==> flow/design.v <==
`timescale 1ns/10ps
module IOTDF( clk, rst, in_en, iot_in, fn_sel, busy, valid, iot_out);
input        clk;
input        rst;
input        in_en;
input  [7:0] iot_in;
input  [2:0] fn_sel;
output     busy;
output reg valid;
output reg [127:0] iot_out;
parameter GRAY2BIN = 3'b001; 
parameter FIR      = 3'b010; 
reg [9:0] counter;
reg [9:0] counter_delay1;
reg [9:0] counter_delay2;
reg [127:0] iot_data;
reg [127:0] prep_to_out;
reg [127:0] prep_to_output;
reg [127:0] wait_to;
always @(posedge clk or posedge rst) begin
    if(rst) begin
        counter <= 0;
    end else if(in_en) begin
        if (counter == 960) counter <= 0;
        else counter <= counter + 1;
    end else begin
        counter <= counter;
    end 
end
always @(posedge clk or posedge rst) begin
    if(rst) begin
        counter_delay1 <= 0;
        counter_delay2 <= 0;
    end else if(in_en) begin
        counter_delay1 <= counter;
        counter_delay2 <= counter_delay1;
    end else begin
        counter_delay1 <= counter_delay1;
        counter_delay2 <= counter_delay2;
    end
end
always @(posedge clk or posedge rst) begin
    if(rst) begin
        iot_data <= 0;
    end else if(in_en) begin
        iot_data[7:0] <= iot_in;
        iot_data[127:8] <= iot_data[119:0];
    end else begin
        iot_data <= iot_data;
    end
end
always @(posedge clk) begin
    if(!rst && in_en) begin
        wait_to <= iot_data;
    end else begin
        wait_to <= wait_to;
    end
end
integer idx;
always @(*) begin
    if(rst) begin
        prep_to_out = 0;
        prep_to_output = 0;
    end else if(in_en) begin
        if(fn_sel == GRAY2BIN) begin
            if (counter_delay1[3:0] == 15) begin
                prep_to_output = 0;
                prep_to_out[127] = iot_data[127];
                for (idx = 126; idx >= 0; idx = idx - 1) begin
                    prep_to_out[idx] = prep_to_out[idx + 1] ^ iot_data[idx];
                end
            end else begin
                prep_to_out = 0;
                prep_to_output = 0;
            end
        end else if(fn_sel == FIR) begin
            if (counter_delay1[3:0] == 15) begin
                prep_to_out = iot_data;
                prep_to_output = 0;
            end else if (counter_delay2[3:0] == 15) begin
                prep_to_out = wait_to;
                prep_to_output[127:120] = (((prep_to_out[127:120] * 8'd5) >> 3)+ 1) >> 1;
                prep_to_output[119:112] = ((((prep_to_out[119:112] * 8'd5)+(prep_to_out[127:120] * 8'd9)) >> 3)+ 1) >> 1;
                prep_to_output[111:104] = ((((prep_to_out[111:104] * 8'd5)+(prep_to_out[119:112] * 8'd9)+(prep_to_out[127:120] * 8'd2)) >>3)+ 1) >> 1;
                prep_to_output[103:96] = ((((prep_to_out[103:96] * 8'd5)+(prep_to_out[111:104] * 8'd9)+(prep_to_out[119:112] * 8'd2)) >>3)+ 1) >> 1;
                prep_to_output[95:88] = ((((prep_to_out[95:88] * 8'd5)+(prep_to_out[103:96] * 8'd9)+(prep_to_out[111:104] * 8'd2)) >>3)+ 1) >> 1;
                prep_to_output[87:80] = ((((prep_to_out[87:80] * 8'd5)+(prep_to_out[95:88] * 8'd9)+(prep_to_out[103:96] * 8'd2)) >>3)+ 1) >> 1;
                prep_to_output[79:72] = ((((prep_to_out[79:72] * 8'd5)+(prep_to_out[87:80] * 8'd9)+(prep_to_out[95:88] * 8'd2)) >>3)+ 1) >> 1;
                prep_to_output[71:64] = ((((prep_to_out[71:64] * 8'd5)+(prep_to_out[79:72] * 8'd9)+(prep_to_out[87:80] * 8'd2)) >>3)+ 1) >> 1;
                prep_to_output[63:56] = ((((prep_to_out[63:56] * 8'd5)+(prep_to_out[71:64] * 8'd9)+(prep_to_out[79:72] * 8'd2)) >>3)+ 1) >> 1;
                prep_to_output[55:48] = ((((prep_to_out[55:48] * 8'd5)+(prep_to_out[63:56] * 8'd9)+(prep_to_out[71:64] * 8'd2)) >>3)+ 1) >> 1;
                prep_to_output[47:40] = ((((prep_to_out[47:40] * 8'd5)+(prep_to_out[55:48] * 8'd9)+(prep_to_out[63:56] * 8'd2)) >>3)+ 1) >> 1;
                prep_to_output[39:32] = ((((prep_to_out[39:32] * 8'd5)+(prep_to_out[47:40] * 8'd9)+(prep_to_out[55:48] * 8'd2)) >>3)+ 1) >> 1;
                prep_to_output[31:24] = ((((prep_to_out[31:24] * 8'd5)+(prep_to_out[39:32] * 8'd9)+(prep_to_out[47:40] * 8'd2)) >>3)+ 1) >> 1;
                prep_to_output[23:16] = ((((prep_to_out[23:16] * 8'd5)+(prep_to_out[31:24] * 8'd9)+(prep_to_out[39:32] * 8'd2)) >>3)+ 1) >> 1;
                prep_to_output[15:8] = ((((prep_to_out[15:8] * 8'd5)+(prep_to_out[23:16] * 8'd9)+(prep_to_out[31:24] * 8'd2)) >>3)+ 1) >> 1;
                prep_to_output[7:0] = ((((prep_to_out[7:0] * 8'd5)+(prep_to_out[15:8] * 8'd9)+(prep_to_out[23:16] * 8'd2)) >>3)+ 1) >> 1;
            end else begin
                prep_to_out = 0;
                prep_to_output = 0;
            end
        end else begin
            prep_to_out = 0;
            prep_to_output = 0;
        end
    end else begin
        prep_to_out = 0;
        prep_to_output = 0;
    end
end
assign busy = 0;
always @(posedge clk or posedge rst) begin
    if(rst) begin
        valid <= 0;
    end else if(in_en) begin
        case(fn_sel)
            GRAY2BIN: begin
                if (counter_delay1[3:0] == 15) begin
                    valid <= 1;
                end else begin
                    valid <= 0;
                end
            end
            FIR: begin
                if (counter_delay2[3:0] == 15) begin
                    valid <= 1;
                end else begin
                    valid <= 0;
                end
            end
            default: begin
                valid <= 0;
            end
        endcase
    end
end
always @(posedge clk or posedge rst) begin
    if(rst) begin
        iot_out <= 0;
    end else if(in_en) begin
        case(fn_sel)
            GRAY2BIN: begin
                if (counter_delay1[3:0] == 15) begin
                    iot_out <= prep_to_out;
                end
            end
            FIR: begin
                if (counter_delay2[3:0] == 15) begin
                    iot_out <= prep_to_output;
                end 
            end
            default: begin
                iot_out <= 1'b0;
            end
        endcase
    end
end
endmodule
## Reports on IOTDF

Tool output for the design above before and after an edit, in the order of the flow.
Lines under "original" count in the file above, lines under "edited" in the edited file.
"change" is "edited" less "original", of the values as shown; "relative change" is that difference over "original", in percent.
Operators: Yosys type, input widths -> output width; for muxes data width and select width s.
The mark - stands for no value.

- Top: IOTDF
- Clock: clk
- Library: sky130hd
- Timing corner: tt_025C_1v80

## Edit of the RTL

The edit as a unified diff against the file above.
A script made this edit. It changes what the design does and was not meant as an optimisation.

```diff
@@ -84,5 +84,5 @@
                 prep_to_output[111:104] = ((((prep_to_out[111:104] * 8'd5)+(prep_to_out[119:112] * 8'd9)+(prep_to_out[127:120] * 8'd2)) >>3)+ 1) >> 1;
                 prep_to_output[103:96] = ((((prep_to_out[103:96] * 8'd5)+(prep_to_out[111:104] * 8'd9)+(prep_to_out[119:112] * 8'd2)) >>3)+ 1) >> 1;
-                prep_to_output[95:88] = ((((prep_to_out[95:88] * 8'd5)+(prep_to_out[103:96] * 8'd9)+(prep_to_out[111:104] * 8'd2)) >>3)+ 1) >> 1;
+                prep_to_output[95:88] = ((((prep_to_out[95:88] * 8'd5)+(prep_to_out[103:96] * 8'd9)+(prep_to_out[111:104] * 8'd2)) >>3)^ 1) >> 1;
                 prep_to_output[87:80] = ((((prep_to_out[87:80] * 8'd5)+(prep_to_out[95:88] * 8'd9)+(prep_to_out[103:96] * 8'd2)) >>3)+ 1) >> 1;
                 prep_to_output[79:72] = ((((prep_to_out[79:72] * 8'd5)+(prep_to_out[87:80] * 8'd9)+(prep_to_out[95:88] * 8'd2)) >>3)+ 1) >> 1;
```

## Word-level counts

Source: Yosys, flattened and elaborated, memories not mapped. Widths are those after wreduce. Registers that Yosys merges into a memory's read port (data or address) are not register bits. Print and check cells do not count. Equal cells are merged and count once.

Bit counts:

| what | original | edited | change | relative change (%) |
|---|---|---|---|---|
| output and inout bits | 130 | 130 | 0 | 0.00 |
| register bits | 403 | 403 | 0 | 0.00 |

Operators by class:

| what | original | edited | change | relative change (%) |
|---|---|---|---|---|
| reductions and logical operators | 3 | 3 | 0 | 0.00 |
| eq/ne operators | 7 | 7 | 0 | 0.00 |
| multiplexer cells | 10 | 10 | 0 | 0.00 |
| bitwise logic cells | 127 | 127 | 0 | 0.00 |
| $add $sub $neg | 46 | 45 | -1 | -2.17 |
| multipliers | 31 | 31 | 0 | 0.00 |

Operators with widths:

| kind | original | edited | change | relative change (%) |
|---|---|---|---|---|
| $add 9x1->9 const B | 15 | 14 | -1 | -6.67 |
| $xor 1x1->1 | 127 | 127 | 0 | 0.00 |
| $mul 8x3->11 const B | 16 | 16 | 0 | 0.00 |
| $add 11x12->12 | 15 | 15 | 0 | 0.00 |
| $mul 8x4->12 const B | 15 | 15 | 0 | 0.00 |
| $add 12x9->12 | 14 | 14 | 0 | 0.00 |
| $mux 128 | 5 | 5 | 0 | 0.00 |
| $eq 4x4->1 const B | 2 | 2 | 0 | 0.00 |
| $mux 1 | 2 | 2 | 0 | 0.00 |
| $ne 2x2->1 const B | 2 | 2 | 0 | 0.00 |
| $add 10x1->10 const B | 1 | 1 | 0 | 0.00 |
| $add 8x1->9 const B | 1 | 1 | 0 | 0.00 |
| $eq 10x10->1 const B | 1 | 1 | 0 | 0.00 |
| $eq 3x1->1 const B | 1 | 1 | 0 | 0.00 |
| $eq 3x2->1 const B | 1 | 1 | 0 | 0.00 |
| $logic_and 1x1->1 | 1 | 1 | 0 | 0.00 |
| $logic_not 1->1 | 1 | 1 | 0 | 0.00 |
| $mux 10 | 1 | 1 | 0 | 0.00 |
| $pmux 1 s2 | 1 | 1 | 0 | 0.00 |
| $pmux 128 s2 | 1 | 1 | 0 | 0.00 |
| $reduce_and 3->1 | 1 | 1 | 0 | 0.00 |

## Logic depth

Longest topological path by Yosys (ltp), each cell counted once; first at word level (registers and memories cut), then after technology mapping (sequential cells cut; the memories' decode and read muxes count).

Logic depth:

| what | original | edited | change | relative change (%) |
|---|---|---|---|---|
| depth after elaboration | 130 | 130 | 0 | 0.00 |
| ABC_AREA | 0 | 0 | - | - |
| depth in mapped cells | 19 | 20 | +1 | +5.26 |

## Netlist

Yosys stat after the flow's synthesis: flattened, memories mapped to cells. It holds for the ABC_AREA given above (unset counts as 0); a run with the other value may have another netlist.

Synthesis totals:

| what | original | edited | change | relative change (%) |
|---|---|---|---|---|
| buffers | 70 | 84 | +14 | +20.00 |
| area of sequential cells (µm²) | 10,725.3 | 10,725.3 | 0.0 | 0.00 |
| cell count | 3,183 | 3,261 | +78 | +2.45 |
| cell area after synthesis (µm²) | 35,298.9 | 35,461.5 | +162.6 | +0.46 |
| flip-flop cells | 403 | 403 | 0 | 0.00 |

Cells by type:

| cell type | original | edited | change | relative change (%) |
|---|---|---|---|---|
| sky130_fd_sc_hd__xnor2_1 | 265 | 300 | +35 | +13.21 |
| sky130_fd_sc_hd__nor2_1 | 209 | 224 | +15 | +7.18 |
| sky130_fd_sc_hd__xnor3_1 | 20 | 5 | -15 | -75.00 |
| sky130_fd_sc_hd__clkbuf_1 | 66 | 80 | +14 | +21.21 |
| sky130_fd_sc_hd__a221oi_1 | 67 | 80 | +13 | +19.40 |
| sky130_fd_sc_hd__nand2_1 | 60 | 72 | +12 | +20.00 |
| sky130_fd_sc_hd__xor2_1 | 162 | 153 | -9 | -5.56 |
| sky130_fd_sc_hd__o211ai_1 | 0 | 9 | +9 | - |
| sky130_fd_sc_hd__a21oi_1 | 123 | 131 | +8 | +6.50 |
| sky130_fd_sc_hd__nor3_1 | 26 | 34 | +8 | +30.77 |
| sky130_fd_sc_hd__o221ai_1 | 26 | 20 | -6 | -23.08 |
| sky130_fd_sc_hd__a2bb2oi_1 | 6 | 0 | -6 | -100.00 |
| sky130_fd_sc_hd__xnor2_2 | 7 | 2 | -5 | -71.43 |
| sky130_fd_sc_hd__o21a_1 | 25 | 21 | -4 | -16.00 |
| sky130_fd_sc_hd__nand2b_1 | 2 | 6 | +4 | +200.00 |
| sky130_fd_sc_hd__xnor2_4 | 1 | 5 | +4 | +400.00 |
| sky130_fd_sc_hd__o21bai_1 | 74 | 71 | -3 | -4.05 |
| sky130_fd_sc_hd__nand3_1 | 50 | 47 | -3 | -6.00 |

The list need not be complete.

## Worst setup path after synthesis

Path of least setup slack by OpenSTA after synthesis, without wires, with an ideal clock, recovery checks aside; 20% of the period is set as input and as output delay. Where synthesis merged equal registers, the netlist keeps one of their names.

Timing post-synthesis:

| what | original | edited | change | relative change (%) |
|---|---|---|---|---|
| kind | input to register | input to register | - | - |
| start point | in rst | in rst | - | - |
| end point | reg iot_out[66] | reg iot_out[1] | - | - |
| setup time (ps) | 65 | 77 | +12 | - |
| arrival time (ps) | 9,294 | 9,600 | +306 | +3.29 |
| clock period (ps) | 10,000 | 10,000 | 0 | 0.00 |
| path delay (ps) | 7,359 | 7,677 | +318 | +4.32 |
| time at the first pin (ps) | 2,000 | 2,000 | 0 | 0.00 |
| stages | 5 | 7 | +2 | +40.00 |
| setup slack (ps) | 641 | 322 | -319 | - |
| period reached after synthesis (ps) | 9,359 | 9,678 | +319 | +3.41 |

"path delay" = arrival - input delay + setup time.
"stages" counts driving pins, that of a launching flip-flop among them; a cell with two outputs on the path counts twice.
"period reached after synthesis" = period - worst setup slack (recovery checks aside). The figure is calculated, with input and output delays left at 20% of the set period.
The rows between start and end are the longest chain of elaborated cells between them; the timing report does not say that the signal goes this way. Where chains are equally long, one stands for them.
A line is the first line of the expression or statement that the cell stems from. Yosys adds cells for indexed reads and writes and turns some case tables into memories.
At most two assigning lines are given for a register; there are more.

On the way, post-synthesis, original:
- Cells stage by stage: sky130_fd_sc_hd__inv_1 -> sky130_fd_sc_hd__nand2_1 -> sky130_fd_sc_hd__clkbuf_1 -> sky130_fd_sc_hd__o221ai_1 -> sky130_fd_sc_hd__o21a_1
- Cells in the longest elaborated chain: 3
- Elaborated cells on any way between the ends: 5
- Those cells by class: 5 x mux

RTL lines, path post-synthesis, original:

| what | RTL line | RTL |
|---|---|---|
| start: declaration | 4 | `input        rst;` |
| $mux 128 | 61 | `if(rst) begin` |
| $mux 128 | 148 | `if (counter_delay2[3:0] == 15) begin` |
| $pmux 128 s2 | 141 | `case(fn_sel)` |
| end: assignment | 144 | `iot_out <= prep_to_out;` |
| end: assignment | 149 | `iot_out <= prep_to_output;` |
| end: declaration | 10 | `output reg [127:0] iot_out;` |

On the way, post-synthesis, edited:
- Cells stage by stage: sky130_fd_sc_hd__inv_1 -> sky130_fd_sc_hd__nand2_1 -> sky130_fd_sc_hd__nor4_1 -> sky130_fd_sc_hd__o211ai_1 -> sky130_fd_sc_hd__nand2_1 -> sky130_fd_sc_hd__nor4_1 -> sky130_fd_sc_hd__a21oi_1
- Cells in the longest elaborated chain: 3
- Elaborated cells on any way between the ends: 5
- Those cells by class: 5 x mux

RTL lines, path post-synthesis, edited:

| what | RTL line | RTL |
|---|---|---|
| start: declaration | 4 | `input        rst;` |
| $mux 128 | 61 | `if(rst) begin` |
| $mux 128 | 148 | `if (counter_delay2[3:0] == 15) begin` |
| $pmux 128 s2 | 141 | `case(fn_sel)` |
| end: assignment | 144 | `iot_out <= prep_to_out;` |
| end: assignment | 149 | `iot_out <= prep_to_output;` |
| end: declaration | 10 | `output reg [127:0] iot_out;` |

## Timing after layout

Path of least setup slack in the final report of the runs of set A (OpenROAD, finished layout, wires in). Where an end is a register, its clock arrival counts in the times.
The report prints the path's times to 10 ps; the period is as set.

Timing after layout:

| what | original | edited | change | relative change (%) |
|---|---|---|---|---|
| kind | register to register | register to register | - | - |
| start point | reg iot_data[125] | reg iot_data[126] | - | - |
| end point | reg iot_out[16] | reg iot_out[3] | - | - |
| arrival time (ps) | 5,530 | 5,610 | +80 | +1.45 |
| setup time (ps) | 120 | 120 | 0 | - |
| setup slack (ps) | 4,930 | 4,840 | -90 | - |
| time at the first pin (ps) | 580 | 580 | 0 | 0.00 |
| stages | 13 | 14 | +1 | +7.69 |
| clock period (ps) | 10,000 | 10,000 | 0 | 0.00 |

The rows between start and end are the longest chain of elaborated cells between them; the timing report does not say that the signal goes this way. Where chains are equally long, one stands for them.
At most two assigning lines are given for a register; there are more.

On the way, after layout, original:
- Cells stage by stage: sky130_fd_sc_hd__dfrtp_1 -> sky130_fd_sc_hd__xor3_1 -> sky130_fd_sc_hd__xnor3_1 -> sky130_fd_sc_hd__xnor2_1 -> sky130_fd_sc_hd__xnor3_1 -> sky130_fd_sc_hd__xnor2_2 -> sky130_fd_sc_hd__xnor3_1 -> sky130_fd_sc_hd__xnor3_2 -> sky130_fd_sc_hd__xor3_2 -> sky130_fd_sc_hd__xor2_1 -> sky130_fd_sc_hd__xor2_1 -> sky130_fd_sc_hd__a221oi_1 -> sky130_fd_sc_hd__nor2_1
- Cells in the longest elaborated chain: 113
- Elaborated cells on any way between the ends: 113
- Those cells by class: 3 x mux; 110 x logic

RTL lines, path after layout, original:

| what | RTL line | RTL |
|---|---|---|
| start: declaration | 16 | `reg [127:0] iot_data;` |
| start: assignment | 47 | `iot_data[127:8] <= iot_data[119:0];` |
| start: assignment | 49 | `iot_data <= iot_data;` |
| $xor 1x1->1 x110 | 70 | `prep_to_out[idx] = prep_to_out[idx + 1] ^ iot_data[idx];` |
| $mux 128 | 61 | `if(rst) begin` |
| $mux 128 | 143 | `if (counter_delay1[3:0] == 15) begin` |
| $pmux 128 s2 | 141 | `case(fn_sel)` |
| end: assignment | 144 | `iot_out <= prep_to_out;` |
| end: assignment | 149 | `iot_out <= prep_to_output;` |
| end: declaration | 10 | `output reg [127:0] iot_out;` |

On the way, after layout, edited:
- Cells stage by stage: sky130_fd_sc_hd__dfrtp_1 -> sky130_fd_sc_hd__xor3_1 -> sky130_fd_sc_hd__xnor3_1 -> sky130_fd_sc_hd__xnor3_1 -> sky130_fd_sc_hd__xnor3_4 -> sky130_fd_sc_hd__xnor2_4 -> sky130_fd_sc_hd__xnor2_4 -> sky130_fd_sc_hd__xnor3_2 -> sky130_fd_sc_hd__xnor2_4 -> sky130_fd_sc_hd__xnor2_2 -> sky130_fd_sc_hd__xnor2_1 -> sky130_fd_sc_hd__xor2_1 -> sky130_fd_sc_hd__a221oi_1 -> sky130_fd_sc_hd__nor2_1
- Cells in the longest elaborated chain: 127
- Elaborated cells on any way between the ends: 127
- Those cells by class: 3 x mux; 124 x logic

RTL lines, path after layout, edited:

| what | RTL line | RTL |
|---|---|---|
| start: declaration | 16 | `reg [127:0] iot_data;` |
| start: assignment | 47 | `iot_data[127:8] <= iot_data[119:0];` |
| start: assignment | 49 | `iot_data <= iot_data;` |
| $xor 1x1->1 x124 | 70 | `prep_to_out[idx] = prep_to_out[idx + 1] ^ iot_data[idx];` |
| $mux 128 | 61 | `if(rst) begin` |
| $mux 128 | 143 | `if (counter_delay1[3:0] == 15) begin` |
| $pmux 128 s2 | 141 | `case(fn_sel)` |
| end: assignment | 144 | `iot_out <= prep_to_out;` |
| end: assignment | 149 | `iot_out <= prep_to_output;` |
| end: declaration | 10 | `output reg [127:0] iot_out;` |

## Layout results

Runs of the flow (Yosys, OpenROAD) on both versions; the two runs of a pair have the same settings. The constraints put input and output delay at 20% of the set period each and load the outputs with 0.01 pF.

Settings, set A:
- CORE_UTILIZATION: 40
- PLACE_DENSITY: 0.6
- period_ns: 10.0
- CAP_MARGIN: 20
- CORE_MARGIN: 2
- SLEW_MARGIN: 20

Measured results, set A:

| what | original | edited | change | relative change (%) |
|---|---|---|---|---|
| post-layout utilization (%) | 45.7 | 45.2 | -0.5 | - |
| lowest setup slack (ps) | 4,928 | 4,844 | -84 | - |
| mapped cell area after synthesis (µm²) | 35,298.9 | 35,461.5 | +162.6 | +0.46 |
| setup TNS (ps) | 0 | 0 | 0 | - |
| die size (µm²) | 90,640.1 | 91,050.0 | +409.9 | +0.45 |
| period achieved (ps) | 5,072 | 5,156 | +84 | +1.66 |
| lowest hold slack (ps) | 491 | 448 | -43 | - |
| standard-cell area after routing (µm²) | 39,816.9 | 39,864.5 | +47.6 | +0.12 |

Settings, set B:
- ABC_AREA: 1
- CELL_PAD_IN_SITES_DETAIL_PLACEMENT: 0
- CORE_ASPECT_RATIO: 1.6
- CORE_MARGIN: 5
- CORE_UTILIZATION: 57
- CTS_CLUSTER_DIAMETER: 192
- CTS_CLUSTER_SIZE: 11
- GPL_ROUTABILITY_DRIVEN: 1
- GPL_TIMING_DRIVEN: 1
- HOLD_SLACK_MARGIN: -0.0
- MAX_ROUTING_LAYER: met4
- PLACE_DENSITY_LB_ADDON: 0.0
- SLEW_MARGIN: 0
- period_ns: 4.04
- CAP_MARGIN: 20

Measured results, set B:

| what | original | edited | change | relative change (%) |
|---|---|---|---|---|
| post-layout utilization (%) | 81.0 | 81.2 | +0.2 | - |
| lowest setup slack (ps) | -14,132 | -14,065 | +67 | - |
| mapped cell area after synthesis (µm²) | 36,251.0 | 35,987.0 | -264.0 | -0.73 |
| setup TNS (ps) | -778,159 | -770,742 | +7,417 | - |
| power (mW) | 33.803 | 32.941 | -0.862 | -2.55 |
| die size (µm²) | 68,881.7 | 68,400.1 | -481.6 | -0.70 |
| period achieved (ps) | 18,172 | 18,105 | -67 | -0.37 |
| lowest hold slack (ps) | 481 | 475 | -6 | - |
| standard-cell area after routing (µm²) | 51,321.7 | 50,795.0 | -526.7 | -1.03 |

"period achieved" means the clock period less the worst setup slack. The figure is calculated, with input and output delays left at 20% of the set period.
"power" is the tool's figure for a default switching activity; nothing was simulated.
